==> flow/design.v <==
`timescale 1ns/1ps
module MODULE_STATIC_PROCESS (
    input clk,
    input rst,
    input [3:0] state_info,
    input [11:0] read_from_aux,
    input [11:0] read_from_ram,
    output reg [11:0] write2aux,
    output reg [11:0] write2ram,
    output reg [9:0] write2aux_addr,
    output reg [9:0] read_from_aux_addr,
    output reg [18:0] write2ram_addr,
    output reg[18:0] read_from_ram_addr,
    output reg ena_write_ram,
    output done
);
reg [18:0] cnt;
reg done_;
assign done=done_;
reg [4:0] cnt_buffer;
reg [11:0] color_buffer;
reg [11:0] buffer;
reg [11:0] color_reduced;
reg [15:0] color_cnt_1;
reg [15:0] color_cnt_2;
reg [15:0] color_cnt_3;
reg [15:0] color_cnt_4;
reg [15:0] color_cnt_5;
reg [15:0] color_cnt_6;
reg [15:0] color_cnt_7;
reg [15:0] color_cnt_8;
reg [15:0] color_cnt_9;
reg [15:0] color_cnt_10;
reg [15:0] color_cnt_11;
reg [15:0] color_cnt_12;
reg [15:0] color_cnt_13;
reg [15:0] color_cnt_14;
reg [15:0] color_cnt_15;
reg [15:0] color_cnt_16;
reg is_read_done;
always @(posedge clk) 
begin
    if(!rst)
    begin
      cnt=0;
      done_=0;
      cnt_buffer=0;
      color_buffer=0;
      buffer=0;
      color_reduced=0;
      color_cnt_1=0;
      color_cnt_2=0;
      color_cnt_3=0;
      color_cnt_4=0;
      color_cnt_5=0;
      color_cnt_6=0;
      color_cnt_7=0;
      color_cnt_8=0;
      color_cnt_9=0;
      color_cnt_10=0;
      color_cnt_11=0;
      color_cnt_12=0;
      color_cnt_13=0;
      color_cnt_14=0;
      color_cnt_15=0;
      color_cnt_16=0;
      is_read_done=0;
      write2aux=0;
      write2ram=0;
      write2aux_addr=0;
      read_from_aux_addr=0;
      write2ram_addr=0;
      read_from_ram_addr=0;
      ena_write_ram=0;
    end
    else if(done_==0&&(state_info==4'b1000||state_info==4'b1001))
    begin
      if(cnt_buffer==4'b0000)
      begin
        if(state_info==4'b1000)
          color_buffer=(read_from_ram[11:8]*8'd30+read_from_ram[7:4]*8'd59+read_from_ram[3:0]*8'd11)*9/8'd100;
        else if(state_info==4'b1001)
          color_buffer=(read_from_ram[11:8]*8'd30+read_from_ram[7:4]*8'd59+read_from_ram[3:0]*8'd11)*8/8'd100;
        read_from_ram_addr=cnt-641;
        cnt_buffer=cnt_buffer+1;
      end
      else if(cnt_buffer==4'b0001)  
      begin
        if(cnt%640==0||cnt<640)
            color_buffer=color_buffer-0;
        else
        begin
          color_reduced=(read_from_ram[11:8]*8'd30+read_from_ram[7:4]*8'd59+read_from_ram[3:0]*8'd11)/8'd100;
          if(color_buffer<color_reduced)
            color_buffer=0;
          else
            color_buffer=color_buffer-color_reduced;
        end
        read_from_ram_addr=cnt-640;
        cnt_buffer=cnt_buffer+1;
      end
      else if(cnt_buffer==4'b0010)  
      begin
        if(cnt<640)
            color_buffer=color_buffer-0;
        else
        begin
          color_reduced=(read_from_ram[11:8]*8'd30+read_from_ram[7:4]*8'd59+read_from_ram[3:0]*8'd11)/8'd100;
          if(color_buffer<color_reduced)
            color_buffer=0;
          else
            color_buffer=color_buffer-color_reduced;
        end
        read_from_ram_addr=cnt-639;
        cnt_buffer=cnt_buffer+1;
      end
      else if(cnt_buffer==4'b0011)  
      begin
        if(cnt<640||(cnt-639)%640==0)
            color_buffer=color_buffer-0;
        else
        begin
          color_reduced=(read_from_ram[11:8]*8'd30+read_from_ram[7:4]*8'd59+read_from_ram[3:0]*8'd11)/8'd100;
          if(color_buffer<color_reduced)
            color_buffer=0;
          else
            color_buffer=color_buffer-color_reduced;
        end
        read_from_ram_addr=cnt-1;
        cnt_buffer=cnt_buffer+1;
      end
      else if(cnt_buffer==4'b0100)  
      begin
        if(cnt%640==0)
            color_buffer=color_buffer-0;
        else
        begin
        color_reduced=(read_from_ram[11:8]*8'd30+read_from_ram[7:4]*8'd59+read_from_ram[3:0]*8'd11)/8'd100;
          if(color_buffer<color_reduced)
            color_buffer=0;
          else
            color_buffer=color_buffer-color_reduced;
        end
        read_from_ram_addr=cnt+1;
        cnt_buffer=cnt_buffer+1;
      end
      else if(cnt_buffer==4'b0101)  
      begin
        if(cnt>=639&&(cnt-639)%640==0)
          color_buffer=color_buffer-0;
        else 
        begin
          color_reduced=(read_from_ram[11:8]*8'd30+read_from_ram[7:4]*8'd59+read_from_ram[3:0]*8'd11)/8'd100;
          if(color_buffer<color_reduced)
            color_buffer=0;
          else
            color_buffer=color_buffer-color_reduced;
        end
        read_from_ram_addr=cnt+640-1;
        cnt_buffer=cnt_buffer+1;
      end
      else if(cnt_buffer==4'b0110)  
      begin
        if(cnt%640==0||cnt>640*479)
            color_buffer=color_buffer-0;
        else 
        begin
          color_reduced=(read_from_ram[11:8]*8'd30+read_from_ram[7:4]*8'd59+read_from_ram[3:0]*8'd11)/8'd100;
          if(color_buffer<color_reduced)
            color_buffer=0;
          else
            color_buffer=color_buffer-color_reduced;
        end
        read_from_ram_addr=cnt+640;
        cnt_buffer=cnt_buffer+1;
      end
      else if(cnt_buffer==4'b0111) 
      begin
        if(cnt>640*479)
            color_buffer=color_buffer-0;
        else
        begin
          color_reduced=(read_from_ram[11:8]*8'd30+read_from_ram[7:4]*8'd59+read_from_ram[3:0]*8'd11)/8'd100;
          if(color_buffer<color_reduced)
            color_buffer=0;
          else
            color_buffer=color_buffer-color_reduced;
        end
        read_from_aux_addr=(cnt-1)%640;  
        read_from_ram_addr=cnt+640+1;
        cnt_buffer=cnt_buffer+1;
      end
      else if(cnt_buffer==4'b1000)   
      begin
        if(cnt>640*479||(cnt>=630&&(cnt-639)%640==0))
            color_buffer=color_buffer-0;
        else
        begin
          color_reduced=(read_from_ram[11:8]*8'd30+read_from_ram[7:4]*8'd59+read_from_ram[3:0]*8'd11)/8'd100;
          if(color_buffer<color_reduced)
            color_buffer=0;
          else
            color_buffer=color_buffer-color_reduced;
        end
        color_buffer={color_buffer[3:0],color_buffer[3:0],color_buffer[3:0]};
        cnt=cnt+1;
        ena_write_ram=1;
        read_from_ram_addr=cnt; 
        cnt_buffer=0;
        write2ram_addr=cnt-640-2;
        read_from_aux_addr=(cnt-2)%640;
        write2ram=read_from_aux;   
        write2aux_addr=(cnt-2)%640;
        write2aux=buffer;
        buffer=color_buffer;
        if(cnt==640*480)
        begin
            done_=1;
            ena_write_ram=0;
            cnt=0;
            cnt_buffer=0;
        end
      end
    end
    else if(done_==0&& state_info==4'b1010)
    begin
          if(cnt_buffer==4'b0000)
          begin
            color_buffer=(read_from_ram[11:8]*8'd30+read_from_ram[7:4]*8'd59+read_from_ram[3:0]*8'd11)*4/8'd100;
            read_from_ram_addr=cnt-641;
            cnt_buffer=cnt_buffer+1;
          end
          else if(cnt_buffer==4'b0001)  
          begin
            if(cnt%640==0||cnt<640)
                color_buffer=color_buffer+0;
            else
            begin
              color_reduced=(read_from_ram[11:8]*8'd30+read_from_ram[7:4]*8'd59+read_from_ram[3:0]*8'd11)/8'd100;
              color_buffer=color_buffer+color_reduced;
            end
            read_from_ram_addr=cnt-640;
            cnt_buffer=cnt_buffer+1;
          end
          else if(cnt_buffer==4'b0010)  
          begin
            if(cnt<640)
                color_buffer=color_buffer-0;
            else
            begin
              color_reduced=(read_from_ram[11:8]*8'd30+read_from_ram[7:4]*8'd59+read_from_ram[3:0]*8'd11)*2/8'd100;
              color_buffer=color_buffer+color_reduced;
            end
            read_from_ram_addr=cnt-639;
            cnt_buffer=cnt_buffer+1;
          end
          else if(cnt_buffer==4'b0011)  
          begin
            if(cnt<640||(cnt-639)%640==0)
                color_buffer=color_buffer-0;
            else
            begin
              color_reduced=(read_from_ram[11:8]*8'd30+read_from_ram[7:4]*8'd59+read_from_ram[3:0]*8'd11)/8'd100;
              color_buffer=color_buffer+color_reduced;
            end
            read_from_ram_addr=cnt-1;
            cnt_buffer=cnt_buffer+1;
          end
          else if(cnt_buffer==4'b0100)  
          begin
            if(cnt%640==0)
                color_buffer=color_buffer-0;
            else
            begin
              color_reduced=(read_from_ram[11:8]*8'd30+read_from_ram[7:4]*8'd59+read_from_ram[3:0]*8'd11)*2/8'd100;
              color_buffer=color_buffer+color_reduced;
            end
            read_from_ram_addr=cnt+1;
            cnt_buffer=cnt_buffer+1;
          end
          else if(cnt_buffer==4'b0101)  
          begin
            if(cnt>=639&&(cnt-639)%640==0)
              color_buffer=color_buffer-0;
            else 
            begin
              color_reduced=(read_from_ram[11:8]*8'd30+read_from_ram[7:4]*8'd59+read_from_ram[3:0]*8'd11)*2/8'd100;
              color_buffer=color_buffer+color_reduced;
            end
            read_from_ram_addr=cnt+640-1;
            cnt_buffer=cnt_buffer+1;
          end
          else if(cnt_buffer==4'b0110)  
          begin
            if(cnt%640==0||cnt>640*479)
                color_buffer=color_buffer-0;
            else 
            begin
              color_reduced=(read_from_ram[11:8]*8'd30+read_from_ram[7:4]*8'd59+read_from_ram[3:0]*8'd11)/8'd100;
              color_buffer=color_buffer+color_reduced;
            end
            read_from_ram_addr=cnt+640;
            cnt_buffer=cnt_buffer+1;
          end
          else if(cnt_buffer==4'b0111) 
          begin
            if(cnt>640*479)
                color_buffer=color_buffer-0;
            else
            begin
              color_reduced=(read_from_ram[11:8]*8'd30+read_from_ram[7:4]*8'd59+read_from_ram[3:0]*8'd11)*2/8'd100;
              color_buffer=color_buffer+color_reduced;
            end
            read_from_aux_addr=(cnt-1)%640;  
            read_from_ram_addr=cnt+640+1;
            cnt_buffer=cnt_buffer+1;
          end
          else if(cnt_buffer==4'b1000)   
          begin
            if(cnt>640*479||(cnt>=630&&(cnt-639)%640==0))
                color_buffer=color_buffer-0;
            else
            begin
              color_reduced=(read_from_ram[11:8]*8'd30+read_from_ram[7:4]*8'd59+read_from_ram[3:0]*8'd11)/8'd100;
              color_buffer=color_buffer+color_reduced;
            end
            color_buffer=color_buffer/16;
            color_buffer={color_buffer[3:0],color_buffer[3:0],color_buffer[3:0]};
            cnt=cnt+1;
            ena_write_ram=1;
            read_from_ram_addr=cnt;  
            cnt_buffer=0;
            write2ram_addr=cnt-640-2; 
            read_from_aux_addr=(cnt-2)%640;
            write2ram=read_from_aux;   
            write2aux_addr=(cnt-2)%640;
            write2aux=buffer;
            buffer=color_buffer;
            if(cnt==640*480)
            begin
                done_=1;
                ena_write_ram=0;
                    cnt=0;
                cnt_buffer=0;
            end
          end
    end
    else if(done_==0&& state_info==4'b1011)
    begin
          if(cnt_buffer==4'b0000)
          begin
            color_buffer=12'b000000000111;
            read_from_ram_addr=cnt-641;
            cnt_buffer=cnt_buffer+1;
          end
          else if(cnt_buffer==4'b0001)  
          begin
            if(cnt%640==0||cnt<640)
                color_buffer=color_buffer+0;
            else
            begin
              color_reduced=(read_from_ram[11:8]*8'd30+read_from_ram[7:4]*8'd59+read_from_ram[3:0]*8'd11)/8'd100;
              color_buffer=color_buffer+color_reduced;
            end
            read_from_ram_addr=cnt-640;
            cnt_buffer=cnt_buffer+1;
          end
          else if(cnt_buffer==4'b0010)  
          begin
            color_buffer=color_buffer-0;
            read_from_ram_addr=cnt-639;
            cnt_buffer=cnt_buffer+1;
          end
          else if(cnt_buffer==4'b0011)  
          begin
            color_buffer=color_buffer-0;
            read_from_ram_addr=cnt-1;
            cnt_buffer=cnt_buffer+1;
          end
          else if(cnt_buffer==4'b0100)  
          begin
            color_buffer=color_buffer-0;
            read_from_ram_addr=cnt+1;
            cnt_buffer=cnt_buffer+1;
          end
          else if(cnt_buffer==4'b0101)  
          begin
            color_buffer=color_buffer-0;
            read_from_ram_addr=cnt+640-1;
            cnt_buffer=cnt_buffer+1;
          end
          else if(cnt_buffer==4'b0110)  
          begin
            color_buffer=color_buffer-0;
            read_from_ram_addr=cnt+640;
            cnt_buffer=cnt_buffer+1;
          end
          else if(cnt_buffer==4'b0111) 
          begin
            color_buffer=color_buffer-0;
            read_from_aux_addr=(cnt-1)%640;  
            read_from_ram_addr=cnt+640+1;
            cnt_buffer=cnt_buffer+1;
          end
          else if(cnt_buffer==4'b1000)   
          begin
            if(cnt>640*479||(cnt>=630&&(cnt-639)%640==0))
                color_buffer=color_buffer-0;
            else
            begin
              color_reduced=(read_from_ram[11:8]*8'd30+read_from_ram[7:4]*8'd59+read_from_ram[3:0]*8'd11)/8'd100;
              if(color_buffer>color_reduced)
                color_buffer=color_buffer-color_reduced;
              else
                color_buffer=0;
            end
            color_buffer={color_buffer[3:0],color_buffer[3:0],color_buffer[3:0]};
            cnt=cnt+1;
            ena_write_ram=1;
            read_from_ram_addr=cnt;  
            cnt_buffer=0;
            write2ram_addr=cnt-640-2; 
            read_from_aux_addr=(cnt-2)%640;
            write2ram=read_from_aux;   
            write2aux_addr=(cnt-2)%640;
            write2aux=buffer;
            buffer=color_buffer;
            if(cnt==640*480)
            begin
                done_=1;
                ena_write_ram=0;
                    cnt=0;
                cnt_buffer=0;
            end
          end
    end
    else if(done_==1'b1&&state_info<4'b1000)
    begin
      done_=1'b0;
      read_from_aux_addr=0;
      read_from_ram_addr=0;
      cnt=0;
      color_cnt_1=0;
      color_cnt_2=0;
      color_cnt_3=0;
      color_cnt_4=0;
      color_cnt_5=0;
      color_cnt_6=0;
      color_cnt_7=0;
      color_cnt_8=0;
      color_cnt_9=0;
      color_cnt_10=0;
      color_cnt_11=0;
      color_cnt_12=0;
      color_cnt_13=0;
      color_cnt_14=0;
      color_cnt_15=0;
      color_cnt_16=0;
      is_read_done=0;
    end
    else if(done_==1'b0 && state_info==4'b1100)
    begin
      if(cnt==480*640&&is_read_done==0)
      begin
        is_read_done=1;
        cnt=0;
      end
      if(is_read_done==0&&cnt<480*640)
      begin
        read_from_ram_addr=cnt;
        color_reduced=(read_from_ram[11:8]*8'd30+read_from_ram[7:4]*8'd59+read_from_ram[3:0]*8'd11)/8'd100;
        if(color_reduced[3:0]==4'b0000)
          color_cnt_1=color_cnt_1+1;
        else if(color_reduced[3:0]==4'b0001)
          color_cnt_2=color_cnt_2+1;
        else if(color_reduced[3:0]==4'b0010)
          color_cnt_3=color_cnt_3+1;
        else if(color_reduced[3:0]==4'b0011)
          color_cnt_4=color_cnt_4+1;
        else if(color_reduced[3:0]==4'b0100)
          color_cnt_5=color_cnt_5+1;
        else if(color_reduced[3:0]==4'b0101)
          color_cnt_6=color_cnt_6+1;
        else if(color_reduced[3:0]==4'b0110)
          color_cnt_7=color_cnt_7+1;
        else if(color_reduced[3:0]==4'b0111)
          color_cnt_8=color_cnt_8+1;
        else if(color_reduced[3:0]==4'b1000)
          color_cnt_9=color_cnt_9+1;
        else if(color_reduced[3:0]==4'b1001)
          color_cnt_10=color_cnt_10+1;
        else if(color_reduced[3:0]==4'b1010)
          color_cnt_11=color_cnt_11+1;
        else if(color_reduced[3:0]==4'b1011)
          color_cnt_12=color_cnt_12+1;
        else if(color_reduced[3:0]==4'b1100)
          color_cnt_13=color_cnt_13+1;
        else if(color_reduced[3:0]==4'b1101)
          color_cnt_14=color_cnt_14+1;
        else if(color_reduced[3:0]==4'b1110)
          color_cnt_15=color_cnt_15+1;
        else if(color_reduced[3:0]==4'b1111)
          color_cnt_16=color_cnt_16+1;
        cnt=cnt+1;
      end
      else if(is_read_done==1&&done_==0)
      begin
        if(cnt==640*480)
        begin
          done_=1;
          ena_write_ram=0;
        end
        else
        begin
          ena_write_ram=1;
          write2ram_addr=cnt;
          if(cnt%640<40)  
          begin
            if((480-(cnt/640))<color_cnt_1/160)
              write2ram=12'hFFD;
            else
              write2ram=12'b000000000000;
          end
          else if(cnt%640<80)
          begin
            if((480-(cnt/640))<color_cnt_2/160)
              write2ram=12'hFF0;
            else
              write2ram=12'b000000000000;
          end
          else if(cnt%640<120)
          begin
            if((480-(cnt/640))<color_cnt_3/160)
              write2ram=12'hFFF;
            else
              write2ram=12'b000000000000;
          end
          else if(cnt%640<160)
          begin
            if((480-(cnt/640))<color_cnt_4/160)
              write2ram=12'h0f0;
            else
              write2ram=12'b000000000000;
          end
          else if(cnt%640<200)
          begin
            if((480-(cnt/640))<color_cnt_5/160)
              write2ram=12'hFFE;
            else
              write2ram=12'b000000000000;
          end
          else if(cnt%640<240)
          begin
            if((480-(cnt/640))<color_cnt_6/160)
              write2ram=12'hCFC;
            else
              write2ram=12'b000000000000;
          end
          else if(cnt%640<280)
          begin
            if((480-(cnt/640))<color_cnt_7/160)
              write2ram=12'hfed;
            else
              write2ram=12'b000000000000;
          end
          else if(cnt%640<320)
          begin
            if((480-(cnt/640))<color_cnt_8/160)
              write2ram=12'h9ff;
            else
              write2ram=12'b000000000000;
          end
          else if(cnt%640<360)
          begin
            if((480-(cnt/640))<color_cnt_9/160)
              write2ram=12'hfdb;
            else
              write2ram=12'b000000000000;
          end
          else if(cnt%640<400)
          begin
            if((480-(cnt/640))<color_cnt_10/160)
              write2ram=12'hbff;
            else
              write2ram=12'b000000000000;
          end
          else if(cnt%640<440)
          begin
            if((480-(cnt/640))<color_cnt_11/160)
              write2ram=12'hfeb;
            else
              write2ram=12'b000000000000;
          end
          else if(cnt%640<480)
          begin
            if((480-(cnt/640))<color_cnt_12/160)
              write2ram=12'h8cf;
            else
              write2ram=12'b000000000000;
          end
          else if(cnt%640<520)
          begin
            if((480-(cnt/640))<color_cnt_13/160)
              write2ram=12'heef;
            else
              write2ram=12'b000000000000;
          end
          else if(cnt%640<560)
          begin
            if((480-(cnt/640))<color_cnt_14/160)
              write2ram=12'h9f9;
            else
              write2ram=12'b000000000000;
          end
          else if(cnt%640<600)
          begin
            if((480-(cnt/640))<color_cnt_15/160)
              write2ram=12'hfee;
            else
              write2ram=12'b000000000000;
          end
          else if(cnt%640<640)
          begin
            if((480-(cnt/640))<color_cnt_16/160)
              write2ram=12'hfcc;
            else
              write2ram=12'b000000000000;
          end
          cnt=cnt+1;
        end
      end
    end
end
endmodule  
==> reports on MODULE_STATIC_PROCESS <==
### Step by step through the tools: MODULE_STATIC_PROCESS

Tool output for the design above before and after an edit, in the order of the flow.
Lines under "unedited" count in the file above, lines under "edited" in the edited file.
"difference": "edited" minus "unedited" as printed here. "relative change": 100 x difference / "unedited".
Operators carry their Yosys type and port widths (W data, S select, Z words).
Library cell names are shortened.
A cell with - has no value.

| design | value |
|---|---|
| top module | MODULE_STATIC_PROCESS |
| clock input | clk |
| cell library | sky130hd |
| corner | tt_025C_1v80 |

### Edit of the RTL

The edit as a unified diff against the file above.
The edit is scripted, without regard to the design's behaviour, which it may alter; it was not made to optimise anything.

```diff
@@ -37,5 +37,5 @@
 reg [15:0] color_cnt_14;
 reg [15:0] color_cnt_15;
-reg [15:0] color_cnt_16;
+reg [7:0] color_cnt_16;
 reg is_read_done;
 always @(posedge clk) 
```

### Word level

Yosys after proc, flatten, opt, wreduce and memory -nomap, before mapping. Memory bits, and registers merged into a memory's read port (data or address), are not among the register bits. Print and check cells are not counted.

Word-level totals:

| item | unedited | edited | difference | relative change (%) |
|---|---|---|---|---|
| register bits | 389 | 381 | -8 | -2.06 |
| output and inout bits | 84 | 84 | 0 | 0.00 |
| word-level cells | 768 | 768 | 0 | 0.00 |

Cells by class:

| item | unedited | edited | difference | relative change (%) |
|---|---|---|---|---|
| add/sub/neg operators | 37 | 37 | 0 | 0.00 |
| multiply operators | 7 | 7 | 0 | 0.00 |
| divide/modulo/power cells | 27 | 27 | 0 | 0.00 |
| magnitude comparators | 40 | 40 | 0 | 0.00 |
| equality and inequality tests | 94 | 94 | 0 | 0.00 |
| muxes and demuxes | 456 | 456 | 0 | 0.00 |
| bitwise logic cells | 8 | 8 | 0 | 0.00 |
| reductions and logical operators | 70 | 70 | 0 | 0.00 |

Operators by type and width:

| operator | unedited | edited | difference | relative change (%) |
|---|---|---|---|---|
| $mux W16 | 184 | 165 | -19 | -10.33 |
| $mux W8 | 2 | 21 | +19 | +950.00 |
| $add A16 B1 Y16 const B | 16 | 15 | -1 | -6.25 |
| $div A16 B8 Y32 const B | 16 | 15 | -1 | -6.25 |
| $add A8 B1 Y8 const B | 0 | 1 | +1 | - |
| $div A8 B8 Y32 const B | 0 | 1 | +1 | - |

Operator kinds equal on both sides are left out: 94.

### Longest topological paths

Depth = most cells in a row (Yosys ltp): at word level without a register or memory, in the mapped netlist without a sequential cell, where the memories' decode and read muxes count.

Logic depth:

| item | unedited | edited | difference | relative change (%) |
|---|---|---|---|---|
| word-level depth | 37 | 37 | 0 | 0.00 |
| ABC_AREA | 0 | 0 | - | - |
| gate-level depth with buffers | 133 | 144 | +11 | +8.27 |
| depth with buffers taken out | 129 | 141 | +12 | +9.30 |

### Mapped cells and area

The flow's flattened synthesis, as Yosys stat reports it; memories are mapped. The netlist is that of the ABC_AREA named above (0 if unset); the other value can give another one.

Mapped netlist:

| item | unedited | edited | difference | relative change (%) |
|---|---|---|---|---|
| cell count | 5159 | 5034 | -125 | -2.42 |
| chip area (Yosys) (µm²) | 36578.8 | 36108.4 | -470.4 | -1.29 |
| area of sequential cells (µm²) | 7467.2 | 7307.0 | -160.2 | -2.15 |
| flip-flops | 373 | 365 | -8 | -2.14 |

Cells by type:

| cell | unedited | edited | difference | relative change (%) |
|---|---|---|---|---|
| o21ai_0 | 350 | 300 | -50 | -14.29 |
| nor2_1 | 686 | 643 | -43 | -6.27 |
| clkbuf_1 | 256 | 226 | -30 | -11.72 |
| or3_1 | 79 | 50 | -29 | -36.71 |
| nand3_1 | 189 | 216 | +27 | +14.29 |
| and2_1 | 31 | 53 | +22 | +70.97 |
| nor2b_1 | 37 | 58 | +21 | +56.76 |
| and3_1 | 77 | 97 | +20 | +25.97 |
| inv_1 | 169 | 188 | +19 | +11.24 |
| o22ai_1 | 59 | 40 | -19 | -32.20 |
| nand2_1 | 535 | 518 | -17 | -3.18 |
| mux2i_1 | 65 | 81 | +16 | +24.62 |
| a21oi_1 | 372 | 357 | -15 | -4.03 |
| nor4_1 | 37 | 22 | -15 | -40.54 |
| xor2_1 | 219 | 205 | -14 | -6.39 |
| a31oi_1 | 54 | 67 | +13 | +24.07 |
| and4_1 | 34 | 21 | -13 | -38.24 |
| o2111ai_1 | 20 | 9 | -11 | -55.00 |

Cell types equal on both sides are left out: 19.
The list need not be complete.

### Worst setup path after synthesis

Source: OpenSTA report_checks on the synthesized netlist (no wires, ideal clock, input and output delay 20% of the period each), path of least setup slack; recovery checks are left aside. Register names are those of the netlist, which keeps one name where synthesis merged equal registers.

Timing post-synthesis:

| item | unedited | edited | difference | relative change (%) |
|---|---|---|---|---|
| path type | input port to flip-flop | input port to flip-flop | - | - |
| start point | input read_from_ram[8] | input read_from_ram[8] | - | - |
| end point | register color_buffer[11] | register color_buffer[11] | - | - |
| clock period (ns) | 29.0 | 29.0 | 0.0 | 0.00 |
| arrival time (ns) | 29.689 | 30.830 | +1.141 | +3.84 |
| slack (ns) | -0.754 | -1.888 | -1.134 | - |
| path delay (ns) | 23.954 | 25.089 | +1.135 | +4.74 |
| driving pins on the path | 124 | 142 | +18 | +14.52 |
| path buffers | 5 | 5 | 0 | 0.00 |
| synthesis period reached (ns) | 29.754 | 30.888 | +1.134 | +3.81 |

"path delay" = arrival - input delay + setup time.
"driving pins on the path": output pins that drive a net of the path, with the launching flip-flop's if there is one; two outputs of one cell count as two.
"synthesis period reached" = period - worst setup slack (recovery checks aside). The figure is calculated, with input and output delays left at 20% of the set period.
Between the ends stands the longest chain of elaborated cells between them, by number of cells; it is not shown to be the way that was timed. Of several equally long chains one is given.
A line is the first line of the expression or statement that the cell stems from. Yosys adds cells for indexed reads and writes and turns some case tables into memories.
At most two assigning lines are given for a register; there are more.

| between the ends, post-synthesis, unedited | value |
|---|---|
| cells stage by stage | fa_1 > fa_1 > inv_1 > fa_1 > inv_1 > ha_1 > fa_1 > fa_1 > inv_1 > fa_1 > inv_1 > ha_1 > nor2b_1 > o21ai_0 > a21boi_0 > o21ai_0 > nand2b_1 > a21o_1 > [... 88 more ...] > a21oi_1 > o21bai_1 > a21oi_1 > o21bai_1 > a21oi_1 > o21bai_1 > a21oi_1 > o21bai_1 > a21oi_1 > xnor2_1 > nor2_1 > a21oi_1 > o22ai_1 > a211oi_1 > o221ai_1 > a21oi_1 > mux2i_1 > nor2_1 |
| length of the longest elaborated chain | 19 |

RTL lines, path post-synthesis, unedited:

| item | line | RTL |
|---|---|---|
| start: declaration | 7 | `input [11:0] read_from_ram,` |
| $mul A4 B4 Y8 | 411 | `color_reduced=(read_from_ram[11:8]*8'd30+read_from_ram[7:4]*8'd59+read_from_ram[3:0]*8'd11)/8'd100;` |
| $add A9 B10 Y11 | 411 |  |
| $add A11 B8 Y12 | 411 |  |
| $div A12 B7 Y12 | 411 |  |
| $sub A12 B12 Y12 | 413 | `color_buffer=color_buffer-color_reduced;` |
| $mux W4 | 412 | `if(color_buffer>color_reduced)` |
| $mux W4 | 407 | `if(cnt>640*479\|\|(cnt>=630&&(cnt-639)%640==0))` |
| [... 5 more ...] | - |  |
| $mux W12 | 374 | `else if(cnt_buffer==4'b0011)` |
| $mux W12 | 368 | `else if(cnt_buffer==4'b0010)` |
| $mux W12 | 356 | `else if(cnt_buffer==4'b0001)` |
| $mux W12 | 350 | `if(cnt_buffer==4'b0000)` |
| $mux W12 | 348 | `else if(done_==0&& state_info==4'b1011)` |
| $mux W12 | 225 | `else if(done_==0&& state_info==4'b1010)` |
| $mux W12 | 76 | `else if(done_==0&&(state_info==4'b1000\|\|state_info==4'b1001))` |
| end: assignment | 81 | `color_buffer=(read_from_ram[11:8]*8'd30+read_from_ram[7:4]*8'd59+read_from_ram[3:0]*8'd11)*9/8'd100;` |
| end: assignment | 83 | `color_buffer=(read_from_ram[11:8]*8'd30+read_from_ram[7:4]*8'd59+read_from_ram[3:0]*8'd11)*8/8'd100;` |
| end: declaration | 21 | `reg [11:0] color_buffer;` |

| between the ends, post-synthesis, edited | value |
|---|---|
| cells stage by stage | fa_1 > fa_1 > inv_1 > fa_1 > inv_1 > ha_1 > fa_1 > fa_1 > inv_1 > fa_1 > inv_1 > ha_1 > a21oi_1 > o21bai_1 > a21oi_1 > o21bai_1 > a21oi_1 > xor2_1 > [... 106 more ...] > a21oi_1 > o21bai_1 > a21oi_1 > o21bai_1 > a21oi_1 > o21bai_1 > a21oi_1 > o21bai_1 > a21oi_1 > xnor2_1 > a211oi_1 > a21oi_1 > o221ai_1 > o21ai_0 > o221ai_1 > a221o_1 > o311ai_0 > o211a_1 |
| length of the longest elaborated chain | 19 |

RTL lines, path post-synthesis, edited:

| item | line | RTL |
|---|---|---|
| start: declaration | 7 | `input [11:0] read_from_ram,` |
| $mul A4 B4 Y8 | 411 | `color_reduced=(read_from_ram[11:8]*8'd30+read_from_ram[7:4]*8'd59+read_from_ram[3:0]*8'd11)/8'd100;` |
| $add A9 B10 Y11 | 411 |  |
| $add A11 B8 Y12 | 411 |  |
| $div A12 B7 Y12 | 411 |  |
| $sub A12 B12 Y12 | 413 | `color_buffer=color_buffer-color_reduced;` |
| $mux W4 | 412 | `if(color_buffer>color_reduced)` |
| $mux W4 | 407 | `if(cnt>640*479\|\|(cnt>=630&&(cnt-639)%640==0))` |
| [... 5 more ...] | - |  |
| $mux W12 | 374 | `else if(cnt_buffer==4'b0011)` |
| $mux W12 | 368 | `else if(cnt_buffer==4'b0010)` |
| $mux W12 | 356 | `else if(cnt_buffer==4'b0001)` |
| $mux W12 | 350 | `if(cnt_buffer==4'b0000)` |
| $mux W12 | 348 | `else if(done_==0&& state_info==4'b1011)` |
| $mux W12 | 225 | `else if(done_==0&& state_info==4'b1010)` |
| $mux W12 | 76 | `else if(done_==0&&(state_info==4'b1000\|\|state_info==4'b1001))` |
| end: assignment | 81 | `color_buffer=(read_from_ram[11:8]*8'd30+read_from_ram[7:4]*8'd59+read_from_ram[3:0]*8'd11)*9/8'd100;` |
| end: assignment | 83 | `color_buffer=(read_from_ram[11:8]*8'd30+read_from_ram[7:4]*8'd59+read_from_ram[3:0]*8'd11)*8/8'd100;` |
| end: declaration | 21 | `reg [11:0] color_buffer;` |

### Path in the finished layout

From the final timing report of the runs of pair 1: the path of least setup slack in the routed layout; clock arrival at registers is part of the times.

Timing after layout:

| item | unedited | edited | difference | relative change (%) |
|---|---|---|---|---|
| path type | input port to flip-flop | input port to flip-flop | - | - |
| start point | input read_from_ram[9] | input read_from_ram[8] | - | - |
| end point | register color_buffer[11] | register color_buffer[11] | - | - |
| clock period (ns) | 28.4 | 28.4 | 0.0 | 0.00 |
| arrival time (ns) | 27.92 | 28.86 | +0.94 | +3.37 |
| slack (ns) | 1.03 | 0.08 | -0.95 | - |
| driving pins on the path | 125 | 137 | +12 | +9.60 |
| path buffers | 3 | 4 | +1 | +33.33 |

Between the ends stands the longest chain of elaborated cells between them, by number of cells; it is not shown to be the way that was timed. Of several equally long chains one is given.
At most two assigning lines are given for a register; there are more.

| between the ends, after layout, unedited | value |
|---|---|
| cells stage by stage | dlymetal6s2s_1 > fa_1 > fa_1 > inv_1 > fa_1 > inv_1 > ha_4 > fa_1 > fa_1 > inv_1 > fa_1 > inv_1 > ha_4 > nor2b_1 > o21ai_1 > a21boi_1 > o21ai_1 > nand2b_1 > [... 89 more ...] > a21oi_2 > o21bai_1 > a21oi_2 > o21bai_1 > a21oi_2 > o21bai_1 > a21oi_2 > o21bai_1 > a21oi_1 > xnor2_1 > nor2_1 > a21oi_1 > o22ai_1 > a211oi_1 > o221ai_1 > a21oi_1 > mux2i_1 > nor2_1 |
| length of the longest elaborated chain | 19 |

RTL lines, path after layout, unedited:

| item | line | RTL |
|---|---|---|
| start: declaration | 7 | `input [11:0] read_from_ram,` |
| $mul A4 B4 Y8 | 411 | `color_reduced=(read_from_ram[11:8]*8'd30+read_from_ram[7:4]*8'd59+read_from_ram[3:0]*8'd11)/8'd100;` |
| $add A9 B10 Y11 | 411 |  |
| $add A11 B8 Y12 | 411 |  |
| $div A12 B7 Y12 | 411 |  |
| $sub A12 B12 Y12 | 413 | `color_buffer=color_buffer-color_reduced;` |
| $mux W4 | 412 | `if(color_buffer>color_reduced)` |
| $mux W4 | 407 | `if(cnt>640*479\|\|(cnt>=630&&(cnt-639)%640==0))` |
| [... 5 more ...] | - |  |
| $mux W12 | 374 | `else if(cnt_buffer==4'b0011)` |
| $mux W12 | 368 | `else if(cnt_buffer==4'b0010)` |
| $mux W12 | 356 | `else if(cnt_buffer==4'b0001)` |
| $mux W12 | 350 | `if(cnt_buffer==4'b0000)` |
| $mux W12 | 348 | `else if(done_==0&& state_info==4'b1011)` |
| $mux W12 | 225 | `else if(done_==0&& state_info==4'b1010)` |
| $mux W12 | 76 | `else if(done_==0&&(state_info==4'b1000\|\|state_info==4'b1001))` |
| end: assignment | 81 | `color_buffer=(read_from_ram[11:8]*8'd30+read_from_ram[7:4]*8'd59+read_from_ram[3:0]*8'd11)*9/8'd100;` |
| end: assignment | 83 | `color_buffer=(read_from_ram[11:8]*8'd30+read_from_ram[7:4]*8'd59+read_from_ram[3:0]*8'd11)*8/8'd100;` |
| end: declaration | 21 | `reg [11:0] color_buffer;` |

| between the ends, after layout, edited | value |
|---|---|
| cells stage by stage | buf_8 > fa_2 > fa_1 > inv_2 > fa_1 > inv_2 > ha_4 > fa_1 > fa_1 > inv_1 > fa_1 > inv_2 > ha_4 > a21oi_4 > o21bai_1 > a21oi_2 > buf_4 > xnor2_2 > [... 101 more ...] > a21oi_2 > o21bai_1 > a21oi_2 > o21bai_1 > a21oi_2 > o21bai_1 > a21oi_2 > o21bai_1 > a21oi_1 > xnor2_1 > a211oi_1 > a21oi_1 > o221ai_1 > o21ai_1 > o221ai_1 > a221o_1 > o311ai_1 > o211a_1 |
| length of the longest elaborated chain | 19 |

RTL lines, path after layout, edited:

| item | line | RTL |
|---|---|---|
| start: declaration | 7 | `input [11:0] read_from_ram,` |
| $mul A4 B4 Y8 | 411 | `color_reduced=(read_from_ram[11:8]*8'd30+read_from_ram[7:4]*8'd59+read_from_ram[3:0]*8'd11)/8'd100;` |
| $add A9 B10 Y11 | 411 |  |
| $add A11 B8 Y12 | 411 |  |
| $div A12 B7 Y12 | 411 |  |
| $sub A12 B12 Y12 | 413 | `color_buffer=color_buffer-color_reduced;` |
| $mux W4 | 412 | `if(color_buffer>color_reduced)` |
| $mux W4 | 407 | `if(cnt>640*479\|\|(cnt>=630&&(cnt-639)%640==0))` |
| [... 5 more ...] | - |  |
| $mux W12 | 374 | `else if(cnt_buffer==4'b0011)` |
| $mux W12 | 368 | `else if(cnt_buffer==4'b0010)` |
| $mux W12 | 356 | `else if(cnt_buffer==4'b0001)` |
| $mux W12 | 350 | `if(cnt_buffer==4'b0000)` |
| $mux W12 | 348 | `else if(done_==0&& state_info==4'b1011)` |
| $mux W12 | 225 | `else if(done_==0&& state_info==4'b1010)` |
| $mux W12 | 76 | `else if(done_==0&&(state_info==4'b1000\|\|state_info==4'b1001))` |
| end: assignment | 81 | `color_buffer=(read_from_ram[11:8]*8'd30+read_from_ram[7:4]*8'd59+read_from_ram[3:0]*8'd11)*9/8'd100;` |
| end: assignment | 83 | `color_buffer=(read_from_ram[11:8]*8'd30+read_from_ram[7:4]*8'd59+read_from_ram[3:0]*8'd11)*8/8'd100;` |
| end: declaration | 21 | `reg [11:0] color_buffer;` |

### Measured runs

Both versions went through the flow (Yosys, OpenROAD) with the same settings in each pair. Constraints: input delay and output delay 20% of the set period each, output load 0.01 pF.

| flow settings, pair 1 | value |
|---|---|
| CORE_UTILIZATION | 40 |
| PLACE_DENSITY | 0.6 |
| period_ns | 28.4 |
| CAP_MARGIN | 20 |
| CORE_MARGIN | 2 |
| SLEW_MARGIN | 20 |

Measured results, pair 1:

| item | unedited | edited | difference | relative change (%) |
|---|---|---|---|---|
| chip area after synthesis (Yosys) (µm²) | 36578.8 | 36108.4 | -470.4 | -1.29 |
| die footprint (µm²) | 93881.0 | 92689.8 | -1191.2 | -1.27 |
| final design utilization | 0.469 | 0.481 | +0.012 | - |
| worst setup slack after layout (ns) | 1.031 | 0.077 | -0.954 | - |
| total negative setup slack (ns) | 0.000 | 0.000 | 0.000 | - |
| worst-case hold slack (ns) | 0.453 | 0.466 | +0.013 | - |

| flow settings, pair 2 | value |
|---|---|
| ABC_AREA | 0 |
| CELL_PAD_IN_SITES_GLOBAL_PLACEMENT | 1 |
| CORE_UTILIZATION | 16 |
| CTS_CLUSTER_DIAMETER | 51 |
| GPL_TIMING_DRIVEN | 1 |
| MAX_ROUTING_LAYER | met4 |
| PLACE_DENSITY | 0.78 |
| SLEW_MARGIN | 5 |
| period_ns | 41.9 |
| CAP_MARGIN | 20 |
| CORE_MARGIN | 2 |

Measured results, pair 2:

| item | unedited | edited | difference | relative change (%) |
|---|---|---|---|---|
| chip area after synthesis (Yosys) (µm²) | 36578.8 | 36108.4 | -470.4 | -1.29 |
| die footprint (µm²) | 232459.0 | 229494.0 | -2965.0 | -1.28 |
| final design utilization | 0.19 | 0.19 | 0.00 | - |
| worst setup slack after layout (ns) | 5.401 | 3.620 | -1.781 | - |
| total negative setup slack (ns) | 0.000 | 0.000 | 0.000 | - |
| worst-case hold slack (ns) | 0.452 | 0.469 | +0.017 | - |
